==> flow/design.v <==
module CLBP
#(
    parameter INT_WIDTH     = 9,
    parameter FRAC_WIDTH    = 16
)
(
    input                                       clk,
    input                                       rst,
    input                                       enable,
    output reg  [11:0]                          gray_addr,
    output reg                                  gray_OE,
    input       [7:0]                           gray_data,
    output reg  [11:0]                          lbp_addr,
    output reg                                  lbp_WEN,
    output reg  [7:0]                           lbp_data,
    output reg  [(INT_WIDTH+FRAC_WIDTH)-1:0]    theta,  
    output reg                                  theta_valid,
    input       [(INT_WIDTH+FRAC_WIDTH)-1:0]    cos_data,
    input                                       cos_valid,
    input       [(INT_WIDTH+FRAC_WIDTH)-1:0]    sin_data,
    input                                       sin_valid,
    output reg                                  finish
    );  
    parameter state_bit = 4;
    reg [state_bit-1:0] cur_state;
    reg [state_bit-1:0] next_state;
    localparam [state_bit-1:0] UNENABLE = 4'd0;
    localparam [state_bit-1:0] READY = 4'd1;
    localparam [state_bit-1:0] WAIT_AND_READ = 4'd2;
    localparam [state_bit-1:0] BILINEAR_INTERPOLATION = 4'd3;
    localparam [state_bit-1:0] WRITE = 4'd4;
    localparam [state_bit-1:0] FINISH = 4'd5;
    reg [11:0] addr;
    reg [7:0] center_value;
    reg [3:0] counter;
    reg [2:0] k;
    reg signed [(INT_WIDTH+FRAC_WIDTH)-1:0] rx;
    reg signed [(INT_WIDTH+FRAC_WIDTH)-1:0] ry;
    reg signed [(INT_WIDTH+FRAC_WIDTH)-1:0] x_1;
    reg signed [(INT_WIDTH+FRAC_WIDTH)-1:0] x_2;
    reg signed [(INT_WIDTH+FRAC_WIDTH)-1:0] y_1;
    reg signed [(INT_WIDTH+FRAC_WIDTH)-1:0] y_2;
    reg signed [(INT_WIDTH+FRAC_WIDTH)-1:0] tx;
    reg signed [(INT_WIDTH+FRAC_WIDTH)-1:0] ty;
    reg signed [((INT_WIDTH+FRAC_WIDTH)*2)-1:0] w;  
    reg signed [((INT_WIDTH+FRAC_WIDTH)*2+8)-1:0] neighbor;  
    parameter [(INT_WIDTH+FRAC_WIDTH)-1:0] PI = 25'd205887;
    parameter signed [(INT_WIDTH+FRAC_WIDTH)-1:0] ONE = 25'd65536;
    parameter signed [(INT_WIDTH+FRAC_WIDTH)-1:0] ZERO = 25'd0;
	always @(posedge clk or posedge rst) begin
        if (rst) begin
            cur_state <= UNENABLE;
            addr <= 12'd0;
            gray_addr <= 12'd0;
            gray_OE <= 1'd0;
            lbp_addr <= 12'd0;
            lbp_WEN <= 1'd0;
            lbp_data <= 8'd0;
			theta_valid<= 1'd0;
            finish <= 1'd0;
        end
        else begin
            cur_state <= next_state;
            case (cur_state)
                UNENABLE: begin
                    addr <= 12'd0;
                    gray_addr <= 12'd0;
                    gray_OE <= 1'd0;
                    lbp_addr <= 12'd0;
                    lbp_WEN <= 1'd0;
                    lbp_data <= 8'd0;
                    theta_valid<= 1'd0;
                    finish <= 1'd0;
                end
                READY: begin
                    center_value <= 8'd0;  
                    gray_addr <= addr;
                    gray_OE <= 1'd1;
                    theta <= 25'd0;
                    theta_valid <= 1'd0;
                    lbp_addr <= 12'd0;
                    lbp_WEN <= 1'd0;
                    lbp_data <= 8'd0;
                    counter <= 4'd0;
                    k <= 3'd0;
                end
                WAIT_AND_READ: begin
                    if (counter == 4'd1) begin 
                        counter <= 4'd0;  
						center_value <= gray_data;
                    end
                    else
                        counter <= 4'd1;  
                end
                BILINEAR_INTERPOLATION: begin
                    if (counter == 4'd11)
                        counter <= 4'd0;
                    else
                        counter <= counter + 4'd1;
                    case (counter)
                        4'd0: begin
                            theta_valid <= 1'd1;
                            theta <= ((PI << 1) * k) >>> 3;
                            neighbor <= 58'd0;
                        end
                        4'd2: begin
                            if (cos_data == 25'd65535) 
                                rx <= ONE;
                            else if (cos_data == -25'd65535) 
                                rx <= -ONE;
                            else 
                                rx <= cos_data;
                            if (sin_data == 25'd65535) 
                                ry <= ONE;
                            else if (sin_data == -25'd65535)
                                ry <= -ONE;
                            else 
                                ry <= sin_data;
                        end
                        4'd3: begin
                            rx <= rx * 3'd3;  
                            ry <= -(ry * 3'd3);  
                        end
                        4'd4: begin
                            x_1 <= {rx[24:16], 16'd0};
                            x_2 <= (rx[15:0]) ? {rx[24:16] + 9'd1, 16'd0} : rx;
                            y_1 <= {ry[24:16], 16'd0};
                            y_2 <= (ry[15:0]) ? {ry[24:16] + 9'd1, 16'd0} : ry;
                        end
                        4'd5: begin
                            if (x_1[24] == 1'd0 && y_1[24] == 1'd0) begin
                                gray_addr <= addr + {y_1[21:16], x_1[21:16]};
                            end
                            else if (x_1[24] == 1'd1 && y_1[24] == 1'd0) begin
                                gray_addr <= addr + {y_1[21:16], 6'd0} - {4'd0, (~x_1[23:16]+8'd1)};
                            end
                            else if (x_1[24] == 1'd0 && y_1[24] == 1'd1) begin
                                gray_addr <= addr - {(~y_1[23:16]+8'd1) << 6} + {6'd0, x_1[21:16]};
                            end
                            else begin
                                gray_addr <= addr - {(~y_1[23:16]+8'd1) << 6} - {4'd0, (~x_1[23:16]+8'd1)};
                            end
                            tx <= rx - x_1;
                            ty <= ry - y_1;
                        end
                        4'd6: begin
                            if (x_1[24] == 1'd0 && y_2[24] == 1'd0) begin
                                gray_addr <= addr + {y_2[21:16], x_1[21:16]};
                            end
                            else if (x_1[24] == 1'd1 && y_2[24] == 1'd0) begin
                                gray_addr <= addr + {y_2[21:16], 6'd0} - {4'd0, (~x_1[23:16]+8'd1)};
                            end
                            else if (x_1[24] == 1'd0 && y_2[24] == 1'd1) begin
                                gray_addr <= addr - {(~y_2[23:16]+8'd1) << 6} + {6'd0, x_1[21:16]};
                            end
                            else begin
                                gray_addr <= addr - {(~y_2[23:16]+8'd1) << 6} - {4'd0, (~x_1[23:16]+8'd1)};
                            end
                            w <= {25'd0, (ONE - tx)} * {25'd0, (ONE - ty)};
                        end
                        4'd7: begin
                            if (x_2[24] == 1'd0 && y_1[24] == 1'd0) begin
                                gray_addr <= addr + {y_1[21:16], x_2[21:16]};
                            end
                            else if (x_2[24] == 1'd1 && y_1[24] == 1'd0) begin
                                gray_addr <= addr + {y_1[21:16], 6'd0} - {4'd0, (~x_2[23:16]+8'd1)};
                            end
                            else if (x_2[24] == 1'd0 && y_1[24] == 1'd1) begin
                                gray_addr <= addr - {(~y_1[23:16]+8'd1) << 6} + {6'd0, x_2[21:16]};
                            end
                            else begin
                                gray_addr <= addr - {(~y_1[23:16]+8'd1) << 6} - {4'd0, (~x_2[23:16]+8'd1)};
                            end
                            neighbor <= neighbor + gray_data * w[40:16];
                            w <= {25'd0, tx} * {25'd0, (ONE - ty)};
                        end
                        4'd8: begin
                            if (x_2[24] == 1'd0 && y_2[24] == 1'd0) begin
                                gray_addr <= addr + {y_2[21:16], x_2[21:16]};
                            end
                            else if (x_2[24] == 1'd1 && y_2[24] == 1'd0) begin
                                gray_addr <= addr + {y_2[21:16], 6'd0} - {4'd0, (~x_2[23:16]+8'd1)};
                            end
                            else if (x_2[24] == 1'd0 && y_2[24] == 1'd1) begin
                                gray_addr <= addr - {(~y_2[23:16]+8'd1) << 6} + {6'd0, x_2[21:16]};
                            end
                            else begin
                                gray_addr <= addr - {(~y_2[23:16]+8'd1) << 6} - {4'd0, (~x_2[23:16]+8'd1)};
                            end
                            neighbor <= neighbor + gray_data * w[40:16];
                            w <= {25'd0, (ONE - tx)} * {25'd0, ty};
                        end
                        4'd9: begin
                            neighbor <= neighbor + gray_data * w[40:16];
                            w <= {25'd0, tx} * {25'd0, ty};
                        end
                        4'd10: begin
                            neighbor <= neighbor + gray_data * w[40:16]; 
                        end
                        4'd11: begin
                            if (neighbor[15]) begin
                                if ((neighbor[23:16]+8'd1) >= center_value)
                                    lbp_data[k] <= 1'd1;
                            end
                            else begin
                                if (neighbor[23:16] >= center_value)
                                    lbp_data[k] <= 1'd1;
                            end
                            if (k < 3'd7) begin
                                k <= k + 3'd1;
                            end
						end
						default: begin
						end
                    endcase
                end
                WRITE: begin
                    if (k == 3'd0) begin
                        lbp_WEN <= 1'd1;
                        lbp_data <= 8'd0;
                        lbp_addr <= addr;
                    end
                    else begin
                        lbp_WEN <= 1'd1;
                        lbp_addr <= addr;
                    end
                    addr <= addr + 12'd1;
                end
                FINISH: begin
                    finish <= 1'd1;
                end
            endcase
        end
    end
    always @(*) begin
        case (cur_state)
            UNENABLE: begin
                if (enable) 
                    next_state = READY;
                else
                    next_state = UNENABLE;
            end
            READY: begin
                if (addr[11:6] == 6'd0  || addr[11:6] == 6'd1  || addr[11:6] == 6'd2 ||
                        addr[5:0] == 6'd0   || addr[5:0] == 6'd1   || addr[5:0] == 6'd2  || 
                        addr[5:0] == 6'd61  || addr[5:0] == 6'd62  || addr[5:0] == 6'd63 || 
                        addr[11:6] == 6'd61 || addr[11:6] == 6'd62 || addr[11:6] == 6'd63) begin
                    next_state = WRITE;
                end
                else begin
                    next_state = WAIT_AND_READ;
                end
            end
            WAIT_AND_READ: begin
                if (counter == 4'd1)
                    next_state = BILINEAR_INTERPOLATION;
                else
                    next_state = WAIT_AND_READ;
            end
            BILINEAR_INTERPOLATION: begin
                if (k == 3'd7 && counter == 4'd11)
                    next_state = WRITE;
                else
                    next_state = BILINEAR_INTERPOLATION;
            end
            WRITE: begin
                if (addr == 12'd4095) begin
                    next_state = FINISH;
                end 
                else begin
                    next_state = READY;
                end
            end
            FINISH: begin
                next_state = UNENABLE;
            end
            default: begin
                next_state = UNENABLE;
            end
        endcase
    end
endmodule
module HCU(
    input               clk,
    input               rst,
    input               mode,
    input               enable,
    input   [3:0]       gridX,
    input   [3:0]       gridY,
    output  reg         lbp_ren,
    output  reg [11:0]  lbp_addr,
    input       [7:0]   lbp_rdata,
    output  reg         hist_wen_train,
    output  reg [7:0]   hist_wdata_train,
    output  reg [20:0]  hist_addr_train, 
    output  reg         hist_ren_train,
    input   [7:0]       hist_rdata_train,
    output  reg         hist_wen_predict,
    output  reg [7:0]   hist_wdata_predict,
    output  reg [13:0]  hist_addr_predict,
    output  reg         hist_ren_predict,
    input   [7:0]       hist_rdata_predict,
    output  reg         done
    );
	parameter state_bit = 4;
    reg [state_bit-1:0] cur_state;
    reg [state_bit-1:0] next_state;
    localparam [state_bit-1:0] UNENABLE = 4'd0;
    localparam [state_bit-1:0] INITIAL_HIST = 4'd1;
    localparam [state_bit-1:0] INITIAL_HIST_ADDR = 4'd2;
    localparam [state_bit-1:0] INITIAL_HIST_END = 4'd3;
    localparam [state_bit-1:0] SEND_LBP_ADDR = 4'd4;
    localparam [state_bit-1:0] WAIT_LBP_DATA = 4'd5;
    localparam [state_bit-1:0] SEND_HIST_ADDR = 4'd6;
    localparam [state_bit-1:0] WAIT_HIST_DATA = 4'd7;
    localparam [state_bit-1:0] WRITE_HIST_DATA = 4'd8;
    localparam [state_bit-1:0] NEXT_ADDR = 4'd9;
    reg [11:0] lbp_addr_counter; 
    reg [20:0] hist_addr_counter; 
    always @(posedge clk or posedge rst) begin
        if (rst) begin
            cur_state <= UNENABLE;
            lbp_ren <= 1'd0;
            lbp_addr <= 12'd0;
            hist_wen_train <= 1'd0;
            hist_wdata_train <= 8'd0;
            hist_addr_train <= 21'd0;
            hist_ren_train <= 1'd0;
            hist_wen_predict <= 1'd0;
            hist_wdata_predict <= 8'd0;
            hist_addr_predict <= 14'd0;
            hist_ren_predict <= 1'd0;
            lbp_addr_counter <= 12'd0;
            hist_addr_counter <= 21'd0;
			done <= 1'd0;
        end
        else begin
            cur_state <= next_state;
            case (cur_state)
                UNENABLE: begin
                    lbp_ren <= 1'd0;
                    lbp_addr <= 12'd0;
                    done <= 1'd0;
                    if (mode) begin
                        hist_addr_counter <= 21'd0;
                        hist_addr_predict <= hist_addr_counter;
                    end
                    else begin
                        hist_addr_train <= hist_addr_counter;
                    end
                end
                INITIAL_HIST: begin
                    if (mode) begin
                        hist_wen_predict <= 1'd1;
                        hist_wdata_predict <= 8'd0;
                    end
                    else begin
                        hist_wen_train <= 1'd1;
                        hist_wdata_train <= 8'd0;
                    end
                end
                INITIAL_HIST_ADDR: begin
                    if (mode) begin
                        hist_addr_predict <= hist_addr_predict + 14'd1;
                    end
                    else begin
                        hist_addr_train <= hist_addr_train + 21'd1;
                    end
                end
                INITIAL_HIST_END: begin
                    if (mode) begin
                        hist_wen_predict <= 1'd0;
                    end
                    else begin
                        hist_wen_train <= 1'd0;
                    end
                end
                SEND_LBP_ADDR: begin
                    lbp_ren <= 1'd1;
                end
                SEND_HIST_ADDR: begin
                    lbp_ren <= 1'd0;
                    if (mode) begin
                        hist_addr_predict <= hist_addr_counter[13:0] + {6'd0, lbp_rdata}; 
                    end
                    else begin
                        hist_addr_train <= hist_addr_counter + {13'd0, lbp_rdata}; 
                    end
                end
                WAIT_HIST_DATA: begin
                    if (mode) begin
                        hist_ren_predict <= 1'd1;
                    end
                    else begin
                        hist_ren_train <= 1'd1;
                    end
                end
                WRITE_HIST_DATA: begin
                    if (mode) begin
                        hist_ren_predict <= 1'd0;
                        hist_wen_predict <= 1'd1;
                        hist_wdata_predict <= hist_rdata_predict + 8'd1;
                    end
                    else begin
                        hist_ren_train <= 1'd0;
                        hist_wen_train <= 1'd1;
                        hist_wdata_train <= hist_rdata_train + 8'd1;
                    end
                end
                NEXT_ADDR: begin
                    if (mode) begin
                        hist_wen_predict <= 1'd0; 
                    end
                    else begin
                        hist_wen_train <= 1'd0; 
                    end
                    if (lbp_addr == 12'd4095) begin 
                        lbp_addr <= lbp_addr + 12'd1;
                        lbp_addr_counter <= lbp_addr + 12'd1;
                        hist_addr_counter <= hist_addr_counter + 21'd256; 
                        done <= 1'd1;
                    end
                    else if (lbp_addr[8:0] == 9'd511) begin 
                        lbp_addr <= lbp_addr + 12'd1;
                        lbp_addr_counter <= lbp_addr + 12'd1;
                        hist_addr_counter <= hist_addr_counter + 21'd256; 
                    end
                    else if (lbp_addr[8:0] == lbp_addr_counter[8:0] + 9'd455) begin 
                        lbp_addr <= lbp_addr_counter + 12'd8;
                        lbp_addr_counter <= lbp_addr_counter + 12'd8;
                        hist_addr_counter <= hist_addr_counter + 21'd256; 
                    end
                    else if (lbp_addr[2:0] == lbp_addr_counter[2:0] + 3'd7) begin 
                        lbp_addr <= lbp_addr + 12'd57;
                    end
                    else begin 
                        lbp_addr <= lbp_addr + 12'd1;
                    end
                end
                default: ;
            endcase
        end
    end
    always @(*) begin
        case (cur_state)
            UNENABLE: begin
                if (enable) 
                    next_state = INITIAL_HIST;
                else
                    next_state = UNENABLE;
            end
            INITIAL_HIST: begin
                if (mode) begin
                    if (hist_addr_predict == 14'd16383) begin
                        next_state = INITIAL_HIST_END;
                    end
                    else begin
                        next_state = INITIAL_HIST_ADDR;
                    end
                end
                else begin
                    if (hist_addr_train == hist_addr_counter + 21'd16383) begin
                        next_state = INITIAL_HIST_END;
                    end
                    else begin
                        next_state = INITIAL_HIST_ADDR;
                    end
                end
            end
            INITIAL_HIST_ADDR: begin
                next_state = INITIAL_HIST;
            end
            INITIAL_HIST_END: begin
                next_state = SEND_LBP_ADDR;
            end
            SEND_LBP_ADDR: begin
                next_state = SEND_HIST_ADDR;
            end
            SEND_HIST_ADDR: begin
                next_state = WAIT_HIST_DATA;
            end
            WAIT_HIST_DATA: begin
                next_state = WRITE_HIST_DATA;
            end
            WRITE_HIST_DATA: begin
                next_state = NEXT_ADDR;
            end
            NEXT_ADDR: begin
                if (lbp_addr == 12'd4095) begin 
                    next_state = UNENABLE;
                end
                else begin
                    next_state = SEND_LBP_ADDR;
                end
            end
            default: begin
                next_state = UNENABLE;
            end
        endcase
    end
endmodule
module DCU(
    input               clk,
    input               rst,
    input               enable,
    input   [20:0]      hist_addr_offset,
    output  reg [20:0]  hist_addr_train,
    output  reg         hist_ren_train,
    input   [7:0]       hist_rdata_train, 
    output  reg [13:0]  hist_addr_predict,
    output  reg         hist_ren_predict,
    input   [7:0]       hist_rdata_predict, 
    output  reg [17:0]  distance, 
    output  reg         valid
);
    parameter state_bit = 3;
    reg [state_bit-1:0] cur_state;
    reg [state_bit-1:0] next_state;
    localparam [state_bit-1:0] UNENABLE = 3'd0;
    localparam [state_bit-1:0] INITIAL_HIST_ADDR = 3'd1;
    localparam [state_bit-1:0] WAIT_HIST_DATA = 3'd2;
    localparam [state_bit-1:0] CAL_DISTANCE = 3'd3;
    localparam [state_bit-1:0] FINISH = 3'd4;
    always @(posedge clk or posedge rst) begin
        if (rst) begin
            cur_state <= UNENABLE;
            hist_addr_train <= 21'd0;
            hist_ren_train <= 1'd0;
            hist_addr_predict <= 14'd0;
            hist_ren_predict <= 1'd0;
            distance <= 18'd0;
            valid <= 1'd0;
        end
        else begin
            cur_state <= next_state;
            case (cur_state)
                UNENABLE: begin
                    hist_addr_train <= 21'd0; 
                    hist_ren_train <= 1'd0;
                    hist_addr_predict <= 14'd0;
                    hist_ren_predict <= 1'd0;
                    distance <= 18'd0;
                    valid <= 1'd0;
                end
                INITIAL_HIST_ADDR: begin 
                    hist_addr_train <= hist_addr_offset;
                end
                WAIT_HIST_DATA: begin
                    hist_ren_train <= 1'd1;
                    hist_ren_predict <= 1'd1;
                end
                CAL_DISTANCE: begin
                    hist_addr_train <= hist_addr_train + 21'd1;
                    hist_ren_train <= 1'd0;
                    hist_addr_predict <= hist_addr_predict + 14'd1;
                    hist_ren_predict <= 1'd0;
                    distance <= distance + ((hist_rdata_predict - hist_rdata_train) * (hist_rdata_predict - hist_rdata_train));
                end
                FINISH: begin
                    valid <= 1'd1;
                end
                default: ;
            endcase
        end
    end
    always @(*) begin
        case (cur_state)
            UNENABLE: begin
                if (enable) begin
                    next_state = INITIAL_HIST_ADDR;
                end
                else begin
                    next_state = UNENABLE;
                end
            end
            INITIAL_HIST_ADDR: begin
                next_state = WAIT_HIST_DATA;
            end
            WAIT_HIST_DATA: begin 
                next_state = CAL_DISTANCE;
            end
            CAL_DISTANCE: begin
                if (hist_addr_predict == 14'd16383) begin
                    next_state = FINISH;
                end
                else begin
                    next_state = WAIT_HIST_DATA;
                end
            end
            FINISH: begin
                next_state = UNENABLE;
            end
            default: begin
                next_state = UNENABLE;
            end
        endcase
    end
endmodule   
module Comparator(
    input                   clk,
    input                   rst,
    input                   enable,
    input   [7:0]           histcount,
    input                   dcu_valid,
    input   [17:0]          distance,
    input   [4:0]           id,
    output  reg             id_ren,
    output  reg [7:0]       id_counter, 
    output  reg             dcu_enable,
    output  reg [4:0]       label,
    output  reg [17:0]      minDistance,
    output  reg [20:0]      hist_addr_offset,
    output  reg             done
);
    parameter state_bit = 3;
    reg [state_bit-1:0] cur_state;
    reg [state_bit-1:0] next_state;
    localparam [state_bit-1:0] UNENABLE = 3'd0;
    localparam [state_bit-1:0] DCU_ENABLE = 3'd1;
    localparam [state_bit-1:0] DCU_PROC = 3'd2;
    always @(posedge clk or posedge rst) begin
        if (rst) begin
            cur_state <= UNENABLE;
            id_ren <= 1'd0;
            id_counter <= 8'd0;
            label <= 5'd0;
            minDistance <= 18'd0;
            hist_addr_offset <= 21'd0;
            done <= 1'd0;
        end
        else begin
            cur_state <= next_state;
            case (cur_state)
                UNENABLE: begin
                    id_ren <= 1'd0;
                    id_counter <= 8'd0;
                    minDistance <= 18'd262143; 
                    hist_addr_offset <= 21'd0;
                    done <= 1'd0;
                end
                DCU_ENABLE: begin
                    hist_addr_offset <= {id_counter[6:0], 14'd0}; 
                    id_ren <= 1'd1;
                end
                DCU_PROC: begin
                    if (dcu_valid) begin
                        if (distance < minDistance) begin
                            minDistance <= distance; 
                            label <= id;
                        end
                        if (id_counter + 8'd1 == histcount) begin
                            done <= 1'd1;
                        end
                        id_ren <= 1'd0;
                        id_counter <= id_counter + 8'd1;
                    end
                end
                default: ;
            endcase
        end
    end
    always @(*) begin
        case (cur_state)
            UNENABLE: begin
                if (enable) begin
                    next_state = DCU_ENABLE;
                end
                else begin
                    next_state = UNENABLE;
                end
            end
            DCU_ENABLE: begin
                next_state = DCU_PROC;
            end
            DCU_PROC: begin
                if (dcu_valid) begin
                    if (id_counter + 8'd1 == histcount) begin
                        next_state = UNENABLE;
                    end
                    else begin
                        next_state = DCU_ENABLE;
                    end
                end
                else begin
                    next_state = DCU_PROC;
                end
            end
            default: next_state = UNENABLE;
        endcase
    end
    always @(*) begin
        case (cur_state)
            DCU_ENABLE: dcu_enable = 1'd1;
            default: dcu_enable = 1'd0;
        endcase
    end
endmodule
module Controller(
    input               clk,
    input               rst,
    input               mode,
    input               enable,
    input               valid,
    input   [4:0]       id,
    output  reg [7:0]   id_addr,
    output  reg [4:0]   id_wdata,
    output  reg         id_wen,
	output	reg			lbp_enable,
	input   			lbp_finish,
	output  reg			ram_clbp,
    input   [3:0]       gridX_i,     
    input   [3:0]       gridY_i,        
    output  reg         hcu_enable,
    output  reg [3:0]   gridX_o,
    output  reg [3:0]   gridY_o,  
    input               hcu_finish,      
    input               comparator_finish,
    output  reg         comparator_enable,
    output  reg         ram_comp
);
    parameter state_bit = 3;
    reg [state_bit-1:0] cur_state;
    reg [state_bit-1:0] next_state;
    localparam [state_bit-1:0] UNENABLE = 3'd0;
    localparam [state_bit-1:0] CLBP_ENABLE = 3'd1;
    localparam [state_bit-1:0] CLBP_PROC = 3'd2;
    localparam [state_bit-1:0] HCU_TRAIN_ENABLE = 3'd3;
    localparam [state_bit-1:0] HCU_TRAIN_PROC = 3'd4;
    localparam [state_bit-1:0] WAIT_ID_VALID = 3'd5;
    localparam [state_bit-1:0] COMPARATOR_ENABLE = 3'd6;
    localparam [state_bit-1:0] COMPARATOR_PROC = 3'd7;
    always @(posedge clk or posedge rst) begin
        if (rst) begin
            cur_state <= UNENABLE;
            gridX_o <= 4'd0; 
            gridY_o <= 4'd0; 
            id_addr <= 8'd0;
            id_wdata <= 5'd0;
            id_wen <= 1'd0;
        end
        else begin
            cur_state <= next_state;
            case (cur_state)
                UNENABLE: begin
                    gridX_o <= 4'd8; 
                    gridY_o <= 4'd8; 
                    id_wdata <= id; 
                end
                CLBP_ENABLE: begin
                    if (mode == 1'd0) begin
                        id_wen <= 1'd1;
                    end
                end
                CLBP_PROC: begin
                    if (mode == 1'd0) begin
                        id_wen <= 1'd0;
                    end
                end
                HCU_TRAIN_ENABLE: begin
                    if (mode == 1'd0) begin
                        id_addr <= id_addr + 8'd1;
                    end
                end
                HCU_TRAIN_PROC: begin
                end
                WAIT_ID_VALID: begin
                    id_wdata <= id; 
                end
                COMPARATOR_ENABLE: begin
                end
                COMPARATOR_PROC: begin
                end
                default: ;
            endcase
        end
    end
    always @(*) begin
        case (cur_state)
            UNENABLE: begin
                if (enable) begin
                    next_state = CLBP_ENABLE;
                end
                else begin
                    next_state = UNENABLE;
                end
            end
            CLBP_ENABLE: begin
				next_state = CLBP_PROC;
            end
            CLBP_PROC: begin
                if (lbp_finish) begin
                    next_state = HCU_TRAIN_ENABLE;
                end
                else begin
                    next_state = CLBP_PROC;
                end
            end
            HCU_TRAIN_ENABLE: begin
                next_state = HCU_TRAIN_PROC;
            end
            HCU_TRAIN_PROC: begin
                if (hcu_finish) begin
                    next_state = WAIT_ID_VALID;
                end
                else begin
                    next_state = HCU_TRAIN_PROC;
                end
            end
            WAIT_ID_VALID: begin
                if (mode) begin
                    next_state = COMPARATOR_ENABLE;
                end
                else begin
                    next_state = CLBP_ENABLE;
                end
            end
            COMPARATOR_ENABLE: begin
                next_state = COMPARATOR_PROC;
            end
            COMPARATOR_PROC: begin
                if (comparator_finish) begin
                    next_state = CLBP_ENABLE;
                end
                else begin
                    next_state = COMPARATOR_PROC;
                end
            end
            default: next_state = UNENABLE;
        endcase
    end
    always @(*) begin
        case (cur_state)
            CLBP_ENABLE: begin
                lbp_enable = 1'd1;
            end
            default: begin
                lbp_enable = 1'd0;
            end
        endcase
    end
    always @(*) begin
        case (cur_state)
            HCU_TRAIN_ENABLE, HCU_TRAIN_PROC: ram_clbp = 1'd1;
            default: ram_clbp = 1'd0;
        endcase
    end
    always @(*) begin
        case (cur_state)
            HCU_TRAIN_ENABLE: hcu_enable = 1'd1;
            default: hcu_enable = 1'd0;
        endcase
    end
    always @(*) begin
        case (cur_state)
            COMPARATOR_ENABLE: comparator_enable = 1'd1;
            default: comparator_enable = 1'd0;
        endcase
    end
    always @(*) begin
        case (cur_state)
            COMPARATOR_ENABLE, COMPARATOR_PROC: ram_comp = 1'd1;
            default: ram_comp = 1'd0;
        endcase
    end
endmodule
module top(
    input           clk,
    input           rst,
    input           enable,
    input           mode,
    input           valid, 
    input   [4:0]   id,
    input   [3:0]   gridX,
    input   [3:0]   gridY,
	output 	[11:0]	gray_addr,
	output			gray_ren,
	input	[7:0]	gray_rdata,
    output  [11:0]  lbp_addr,
    output          lbp_wen,
	output			lbp_ren,
    input   [7:0]   lbp_rdata,
	output	[7:0] 	lbp_wdata,
	output	[24:0]	theta,
	output			theta_valid,
	input	[24:0]	cos_data,
	input			cos_valid,
	input	[24:0]	sin_data,
	input			sin_valid,
	output			lbp_finish,
    output  [7:0]   id_addr,
    output  [4:0]   id_wdata,
    output          id_wen,
    output          id_ren,
    input   [4:0]   id_rdata,
    output  [20:0]  hist_addr_train,
    output  [7:0]   hist_wdata_train,
    output          hist_wen_train,
    output          hist_ren_train,
    input   [7:0]   hist_rdata_train,
    output  [13:0]  hist_addr_predict,
    output  [7:0]   hist_wdata_predict,
    output          hist_wen_predict,
    output          hist_ren_predict,
    input   [7:0]   hist_rdata_predict,  
    output          hcu_finish,
    output          done,
    output  [4:0]   label,
    output  [17:0]  minDistance
);
    wire clbp_enable;
    wire [11:0] clbp_lbp_addr;
    wire clbp_lbp_wen;
    wire [7:0] clbp_lbp_wdata;
    wire hcu_enable;
    wire hcu_lbp_ren;
    wire [11:0] hcu_lbp_addr;
    wire [20:0] hcu_hist_addr_train;
    wire hcu_hist_ren_train;
    wire [13:0] hcu_hist_addr_predict;
    wire hcu_hist_ren_predict;
    wire [3:0] gridX_o;
    wire [3:0] gridY_o;
    wire dcu_enable;
    wire [20:0] dcu_hist_addr_train;
    wire dcu_hist_ren_train;
    wire [13:0] dcu_hist_addr_predict;
    wire dcu_hist_ren_predict;
    wire comparator_finish;
    wire comparator_enable;
    wire ram_comp;
    wire ram_clbp;
    wire [7:0] controller_id_addr;
    wire [7:0] comparator_id_addr;
    wire [20:0] hist_addr_offset;
    wire [17:0] distance;
    wire dcu_valid;
    CLBP M1(.clk(clk), .rst(rst), .enable(clbp_enable), 
            .gray_addr(gray_addr), .gray_OE(gray_ren), .gray_data(gray_rdata),
            .lbp_addr(clbp_lbp_addr), .lbp_WEN(clbp_lbp_wen), .lbp_data(clbp_lbp_wdata), 
            .theta(theta), .theta_valid(theta_valid),
            .cos_data(cos_data), .cos_valid(cos_valid), .sin_data(sin_data), .sin_valid(sin_valid),
            .finish(lbp_finish));
    HCU M2(.clk(clk), .rst(rst), .mode(mode), .enable(hcu_enable), .gridX(gridX_o), .gridY(gridY_o), 
           .lbp_ren(hcu_lbp_ren), .lbp_addr(hcu_lbp_addr), .lbp_rdata(lbp_rdata), 
           .hist_wen_train(hist_wen_train), .hist_wdata_train(hist_wdata_train), .hist_addr_train(hcu_hist_addr_train), .hist_ren_train(hcu_hist_ren_train), .hist_rdata_train(hist_rdata_train),
           .hist_wen_predict(hist_wen_predict), .hist_wdata_predict(hist_wdata_predict), .hist_addr_predict(hcu_hist_addr_predict), .hist_ren_predict(hcu_hist_ren_predict), .hist_rdata_predict(hist_rdata_predict),
           .done(hcu_finish));
    Controller M3(.clk(clk), .rst(rst), .mode(mode), .enable(enable), .valid(valid),
                  .id(id), .id_addr(controller_id_addr), .id_wdata(id_wdata), .id_wen(id_wen),
                  .lbp_enable(clbp_enable), .lbp_finish(lbp_finish), .ram_clbp(ram_clbp),
                  .gridX_i(gridX), .gridY_i(gridY), .hcu_enable(hcu_enable), .gridX_o(gridX_o), .gridY_o(gridY_o), .hcu_finish(hcu_finish),      
                  .comparator_finish(done), .comparator_enable(comparator_enable), .ram_comp(ram_comp));
    DCU M4(.clk(clk), .rst(rst), .enable(dcu_enable), .hist_addr_offset(hist_addr_offset),
           .hist_addr_train(dcu_hist_addr_train), .hist_ren_train(dcu_hist_ren_train), .hist_rdata_train(hist_rdata_train),
           .hist_addr_predict(dcu_hist_addr_predict), .hist_ren_predict(dcu_hist_ren_predict), .hist_rdata_predict(hist_rdata_predict), 
           .distance(distance), .valid(dcu_valid));
    Comparator M5(.clk(clk), .rst(rst), .enable(comparator_enable),
                  .histcount(controller_id_addr), .dcu_valid(dcu_valid), .distance(distance),
                  .id(id_rdata), .id_ren(id_ren), .id_counter(comparator_id_addr), 
                  .dcu_enable(dcu_enable), .label(label), .minDistance(minDistance), .hist_addr_offset(hist_addr_offset), .done(done));
    assign lbp_addr = (ram_clbp) ? hcu_lbp_addr : clbp_lbp_addr;
    assign lbp_wen = (ram_clbp) ? 1'd0 : clbp_lbp_wen;
    assign lbp_wdata = (ram_clbp) ? 8'd0 : clbp_lbp_wdata;
    assign lbp_ren = (ram_clbp) ? hcu_lbp_ren : 1'd0;
    assign hist_addr_train = (ram_comp) ? dcu_hist_addr_train : hcu_hist_addr_train;
    assign hist_ren_train = (ram_comp) ? dcu_hist_ren_train : hcu_hist_ren_train;
    assign hist_addr_predict = (ram_comp) ? dcu_hist_addr_predict : hcu_hist_addr_predict;
    assign hist_ren_predict = (ram_comp) ? dcu_hist_ren_predict : hcu_hist_ren_predict;
    assign id_addr = (ram_comp) ? comparator_id_addr : controller_id_addr;
endmodule
# Reports on top
# Each step is given for the RTL above and for the edited RTL.
# Lines under "orig" count in the file above, lines under "edited" in the edited file.
# "delta" is "edited" less "orig", of the values as shown; "rel_change_pct" is that difference over "orig", in percent.
# Operators: Yosys type, input widths -> output width; for muxes data width and select width s.
# Library cell names are shortened.
# The mark - stands for no value.
# design
design	top
clock_port	clk
library	sky130hd
corner	tt_025C_1v80

# Edit of the RTL
# The edit as a unified diff against the file above.
# This change comes from a script, not from a designer. The edited design behaves differently; no optimisation was intended.
# begin of diff
@@ -941,9 +941,15 @@
             .cos_data(cos_data), .cos_valid(cos_valid), .sin_data(sin_data), .sin_valid(sin_valid),
             .finish(lbp_finish));
-    HCU M2(.clk(clk), .rst(rst), .mode(mode), .enable(hcu_enable), .gridX(gridX_o), .gridY(gridY_o), 
-           .lbp_ren(hcu_lbp_ren), .lbp_addr(hcu_lbp_addr), .lbp_rdata(lbp_rdata), 
-           .hist_wen_train(hist_wen_train), .hist_wdata_train(hist_wdata_train), .hist_addr_train(hcu_hist_addr_train), .hist_ren_train(hcu_hist_ren_train), .hist_rdata_train(hist_rdata_train),
-           .hist_wen_predict(hist_wen_predict), .hist_wdata_predict(hist_wdata_predict), .hist_addr_predict(hcu_hist_addr_predict), .hist_ren_predict(hcu_hist_ren_predict), .hist_rdata_predict(hist_rdata_predict),
-           .done(hcu_finish));
+    assign hcu_lbp_ren = mode;
+    assign hcu_lbp_addr = 0;
+    assign hist_wen_train = mode;
+    assign hist_wdata_train = lbp_rdata;
+    assign hcu_hist_addr_train = 0;
+    assign hcu_hist_ren_train = mode;
+    assign hist_wen_predict = mode;
+    assign hist_wdata_predict = lbp_rdata;
+    assign hcu_hist_addr_predict = 0;
+    assign hcu_hist_ren_predict = mode;
+    assign hcu_finish = mode;
     Controller M3(.clk(clk), .rst(rst), .mode(mode), .enable(enable), .valid(valid),
                   .id(id), .id_addr(controller_id_addr), .id_wdata(id_wdata), .id_wen(id_wen),
# end of diff

# Word-level counts
# Source: Yosys, flattened and elaborated, memories not mapped. Widths are those after wreduce. Registers that Yosys merges into a memory's read port (data or address) are not register bits. Print and check cells do not count.
# op_classes
element	orig	edited	delta	rel_change_pct
addsub	56	43	-13	-23.21
n_mul	9	9	0	0.00
n_div	0	0	0	-
compare	4	4	0	0.00
eq_ne	92	60	-32	-34.78
shift	1	1	0	0.00
n_mux	142	98	-44	-30.99
bitwise	13	13	0	0.00
reduce_and_logical	102	80	-22	-21.57
# ops
op	orig	edited	delta	rel_change_pct
$ne 2x2->1 const B	18	4	-14	-77.78
$mux 1	31	23	-8	-25.81
$mux 12	20	13	-7	-35.00
$reduce_and 3->1	18	11	-7	-38.89
$mux 21	8	1	-7	-87.50
$pmux 1 s2	14	8	-6	-42.86
$reduce_bool 2->1	19	15	-4	-21.05
$mux 8	13	9	-4	-30.77
$eq 4x3->1 const B	9	6	-3	-33.33
$ne 2x1->1 const B	9	6	-3	-33.33
$reduce_or 2->1	8	5	-3	-37.50
$mux 14	4	1	-3	-75.00
$reduce_and 2->1	8	6	-2	-25.00
$add 8x1->8 const B	7	5	-2	-28.57
$reduce_bool 3->1	7	5	-2	-28.57
$eq 4x2->1 const B	6	4	-2	-33.33
$eq 4x4->1 const B	6	4	-2	-33.33
$pmux 8 s2	4	2	-2	-50.00
$reduce_and 4->1	3	1	-2	-66.67
$mux 3	10	9	-1	-10.00
$eq 4x1->1 const B	3	2	-1	-33.33
$logic_not 4->1	3	2	-1	-33.33
$pmux 12 s2	3	2	-1	-33.33
$add 12x1->12 const B	2	1	-1	-50.00
$add 14x1->14 const B	2	1	-1	-50.00
$add 21x1->21 const B	2	1	-1	-50.00
$eq 12x12->1 const B	2	1	-1	-50.00
$eq 14x14->1 const B	2	1	-1	-50.00
# Not every row of either side is listed.
# bits
element	orig	edited	delta	rel_change_pct
reg_bits	565	459	-106	-18.76
latch_bits	0	0	0	-
ramBits	0	0	0	-
romBits	0	0	0	-
clocked_rd_ports_x_width	0	0	0	-
n_memories	0	0	0	-
inputBits	107	107	0	0.00
out_inout_bits	157	157	0	0.00
word_cells	473	348	-125	-26.43

# Longest topological paths
# Longest topological path by Yosys (ltp), each cell counted once; first at word level (registers and memories cut), then after technology mapping (sequential cells cut; the memories' decode and read muxes count).
# logic_depth
element	orig	edited	delta	rel_change_pct
depth_word	14	14	0	0.00
ABC_AREA	0	0	-	-
mapped_depth	37	36	-1	-2.70
ltp_nobuf	34	34	0	0.00

# After synthesis
# The flow's flattened synthesis, as Yosys stat reports it; memories are mapped. The netlist is that of the ABC_AREA named above (0 if unset); the other value can give another one.
# by_type
cell_type	orig	edited	delta	rel_change_pct
nand2_1	2069	1962	-107	-5.17
dfrtp_1	277	175	-102	-36.82
o21ai_0	341	256	-85	-24.93
and2_1	761	692	-69	-9.07
xnor2_1	418	353	-65	-15.55
clkbuf_1	613	560	-53	-8.65
a21oi_1	344	292	-52	-15.12
mux2_2	69	24	-45	-65.22
inv_1	2551	2507	-44	-1.72
nor2b_1	50	88	38	76.00
xor2_1	223	200	-23	-10.31
nand3_1	132	109	-23	-17.42
o22ai_1	45	26	-19	-42.22
buf_4	13	32	19	146.15
o221a_2	19	2	-17	-89.47
o21bai_1	46	31	-15	-32.61
a31o_2	5	18	13	260.00
and3_1	71	60	-11	-15.49
# Not every row of either side is listed.
# synth_totals
element	orig	edited	delta	rel_change_pct
cell_count	12666	11922	-744	-5.87
mapped_area_um2	112530.4	106166.8	-6363.6	-5.66
seqArea_um2	13369.1	10790.3	-2578.8	-19.29
flip_flops	492	389	-103	-20.93
buffers	669	626	-43	-6.43
# The figures by module come from a second, unflattened synthesis with its own total; it is not the netlist above.
# unflattened
element	orig	edited	delta	rel_change_pct
hier_cells	12691	11850	-841	-6.63
hier_area_um2	113545.1	105773.9	-7771.2	-6.84
# Each row is one instance without its submodules.
# by_module_orig
module	n_inst	cells	mod_area_um2	mod_seq_area_um2
CLBP	1	10744	95683.0	7658.6
HCU	1	846	7156.9	2578.7
DCU	1	704	6296.0	1502.7
Comparator	1	246	2499.9	1077.3
top	1	74	958.4	0.0
Controller	1	77	950.9	576.8
# by_module_edited
module	n_inst	cells	mod_area_um2	mod_seq_area_um2
CLBP	1	10725	95328.9	7658.6
DCU	1	704	6296.0	1502.7
Comparator	1	251	2508.7	1077.3
Controller	1	77	950.9	576.8
top	1	93	689.4	0.0

# Path before layout
# Path of least setup slack by OpenSTA after synthesis, without wires, with an ideal clock, recovery checks aside; 20% of the period is set as input and as output delay. Where synthesis merged equal registers, the netlist keeps one of their names.
# synth_timing
element	orig	edited	delta	rel_change_pct
path_kind	input -> register	register -> register	-	-
start	input port rst	register M1.tx[2]	-	-
end	register M1.neighbor[0]	register M1.w[34]	-	-
tclk_ns	12.0	12.0	0.0	0.00
in_delay_ns	2.400	-	-	-
setup_time_ns	0.413	0.270	-0.143	-
launch_ns	2.400	0.000	-2.400	-100.00
t_arrival_ns	10.054	8.932	-1.122	-11.16
required_time_ns	11.587	11.730	0.143	1.23
path_slack_ns	1.533	2.798	1.265	-
delay_ns	8.067	9.202	1.135	14.07
driving_pins	3	33	30	1000.00
path_buffers	0	4	4	-
synth_period_reached_ns	10.467	9.202	-1.265	-12.09
# "delay_ns" = arrival - input delay + setup time.
# "driving_pins": output pins that drive a net of the path, with the launching flip-flop's if there is one; two outputs of one cell count as two.
# "synth_period_reached_ns" = period - worst setup slack (recovery checks aside). The figure is calculated, with input and output delays left at 20% of the set period.
# Between the ends stands the longest chain of elaborated cells between them, by number of cells; it is not shown to be the way that was timed. Of several equally long chains one is given.
# A line is the first line of the expression or statement that the cell stems from. Yosys adds cells for indexed reads and writes and turns some case tables into memories.
# At most two assigning lines are given for a register; there are more.
# synth_via_orig
path_cell_list	inv_1 -> nand2_1 -> a21oi_1
elab_chain_cells	2
cells_between	2
lines_between	0
cone_classes	1 x logic; 1 x reduce/logical
# synth_rtl_orig
element	line	source
start: declaration	868	input           rst,
$not 1->1	-
$reduce_and 3->1	-
end: assignment	174	neighbor <= neighbor + gray_data * w[40:16];
end: assignment	190	neighbor <= neighbor + gray_data * w[40:16];
end: declaration	46	reg signed [((INT_WIDTH+FRAC_WIDTH)*2+8)-1:0] neighbor;
# synth_via_edited
path_cell_list	edfxtp_1 -> buf_6 -> or4_4 -> or4_1 -> buf_2 -> or4b_2 -> xor2_1 -> clkbuf_1 -> clkbuf_1 -> nand2_1 -> fa_1 -> inv_1 -> fa_1 -> fa_1 -> inv_1 -> fa_1 -> inv_1 -> fa_1 -> inv_1 -> fa_1 -> inv_1 -> fa_1 -> ha_1 -> and4_1 -> a21o_1 -> o21a_1 -> a2111oi_0 -> o21ai_0 -> a31o_2 -> a21o_1 -> a21oi_1 -> xor2_1 -> a21oi_1
elab_chain_cells	3
cells_between	6
cone_classes	1 x add/sub; 4 x mul; 1 x mux
# synth_rtl_edited
element	line	source
start: declaration	43	reg signed [(INT_WIDTH+FRAC_WIDTH)-1:0] tx;
start: assignment	143	tx <= rx - x_1;
$sub 18x25->25	191	w <= {25'd0, (ONE - tx)} * {25'd0, ty};
$mul 25x25->41	191
$pmux 41 s4	100	case (counter)
end: assignment	159	w <= {25'd0, (ONE - tx)} * {25'd0, (ONE - ty)};
end: assignment	175	w <= {25'd0, tx} * {25'd0, (ONE - ty)};
end: declaration	45	reg signed [((INT_WIDTH+FRAC_WIDTH)*2)-1:0] w;

# Worst path after layout
# Path of least setup slack in the final report of each run of pair 1 (OpenROAD, finished layout, wires in). Where an end is a register, its clock arrival counts in the times.
# layout_timing
element	orig	edited	delta	rel_change_pct
path_kind	register -> register	register -> register	-	-
start	register M1.ty[1]	register M1.tx[0]	-	-
end	register M1.w[30]	register M1.w[34]	-	-
tclk_ns	10.9	10.9	0.0	0.00
setup_time_ns	0.32	0.26	-0.06	-
launch_ns	0.64	0.62	-0.02	-3.12
t_arrival_ns	10.75	10.82	0.07	0.65
required_time_ns	11.25	11.27	0.02	0.18
path_slack_ns	0.50	0.44	-0.06	-
driving_pins	30	32	2	6.67
path_buffers	2	3	1	50.00
# Between the ends stands the longest chain of elaborated cells between them, by number of cells; it is not shown to be the way that was timed. Of several equally long chains one is given.
# At most two assigning lines are given for a register; there are more.
# layout_via_orig
path_cell_list	edfxtp_1 -> inv_1 -> ha_1 -> or4b_4 -> nor2_1 -> xnor2_4 -> buf_4 -> buf_4 -> nand2_1 -> fa_1 -> inv_1 -> fa_1 -> fa_1 -> fa_1 -> fa_1 -> fa_1 -> fa_1 -> ha_1 -> and3_1 -> o2111ai_1 -> a2bb2oi_1 -> o211ai_1 -> and2_1 -> a41oi_1 -> o21bai_1 -> a31o_2 -> a21oi_1 -> xnor2_1 -> a221oi_1 -> o21ai_0
elab_chain_cells	3
cells_between	6
cone_classes	1 x add/sub; 4 x mul; 1 x mux
# layout_rtl_orig
element	line	source
start: declaration	44	reg signed [(INT_WIDTH+FRAC_WIDTH)-1:0] ty;
start: assignment	144	ty <= ry - y_1;
$sub 18x25->25	175	w <= {25'd0, tx} * {25'd0, (ONE - ty)};
$mul 25x25->41	175
$pmux 41 s4	100	case (counter)
end: assignment	159	w <= {25'd0, (ONE - tx)} * {25'd0, (ONE - ty)};
end: assignment	175
end: declaration	45	reg signed [((INT_WIDTH+FRAC_WIDTH)*2)-1:0] w;
# layout_via_edited
path_cell_list	edfxtp_1 -> or4_4 -> or4_1 -> or4b_2 -> xor2_4 -> buf_4 -> buf_4 -> nand2_1 -> fa_1 -> inv_1 -> fa_1 -> fa_1 -> inv_1 -> fa_1 -> inv_1 -> fa_1 -> inv_1 -> fa_1 -> inv_1 -> fa_1 -> ha_1 -> and4_1 -> a21o_1 -> o21a_1 -> a2111oi_0 -> buf_4 -> o21ai_0 -> a31o_2 -> a21o_1 -> a21oi_1 -> xor2_1 -> a21oi_1
elab_chain_cells	3
cells_between	6
cone_classes	1 x add/sub; 4 x mul; 1 x mux
# layout_rtl_edited
element	line	source
start: declaration	43	reg signed [(INT_WIDTH+FRAC_WIDTH)-1:0] tx;
start: assignment	143	tx <= rx - x_1;
$sub 18x25->25	191	w <= {25'd0, (ONE - tx)} * {25'd0, ty};
$mul 25x25->41	191
$pmux 41 s4	100	case (counter)
end: assignment	159	w <= {25'd0, (ONE - tx)} * {25'd0, (ONE - ty)};
end: assignment	175	w <= {25'd0, tx} * {25'd0, (ONE - ty)};
end: declaration	45	reg signed [((INT_WIDTH+FRAC_WIDTH)*2)-1:0] w;

# Flow runs
# Both versions went through the flow (Yosys, OpenROAD) with the same settings in each pair. Constraints: input delay and output delay 20% of the set period each, output load 0.01 pF.
# settings_pair_1
period_ns	10.9
CAP_MARGIN	20
CORE_MARGIN	2
CORE_UTILIZATION	40
SLEW_MARGIN	20
# measured_pair_1
element	orig	edited	delta	rel_change_pct
synth_chip_area_um2	112530.4	106166.8	-6363.6	-5.66
final_die_area_um2	285583.0	269553.0	-16030.0	-5.61
finalCellArea_um2	121974.0	114843.0	-7131.0	-5.85
final_util_pct	43.6	43.4	-0.2	-
ws_setup_ns	0.501	0.444	-0.057	-
final_setup_tns_ns	0.000	0.000	0.000	-
hold_worst_slack_ns	0.375	0.377	0.002	-
fin_power_uw	11255	10056	-1199	-10.65
achieved_period_ns	10.399	10.456	0.057	0.55
# "achieved_period_ns" = clock period - worst setup slack. The figure is calculated, with input and output delays left at 20% of the set period.
# "fin_power_uw" rests on the timing tool's default activity at the inputs, not on a simulated workload.
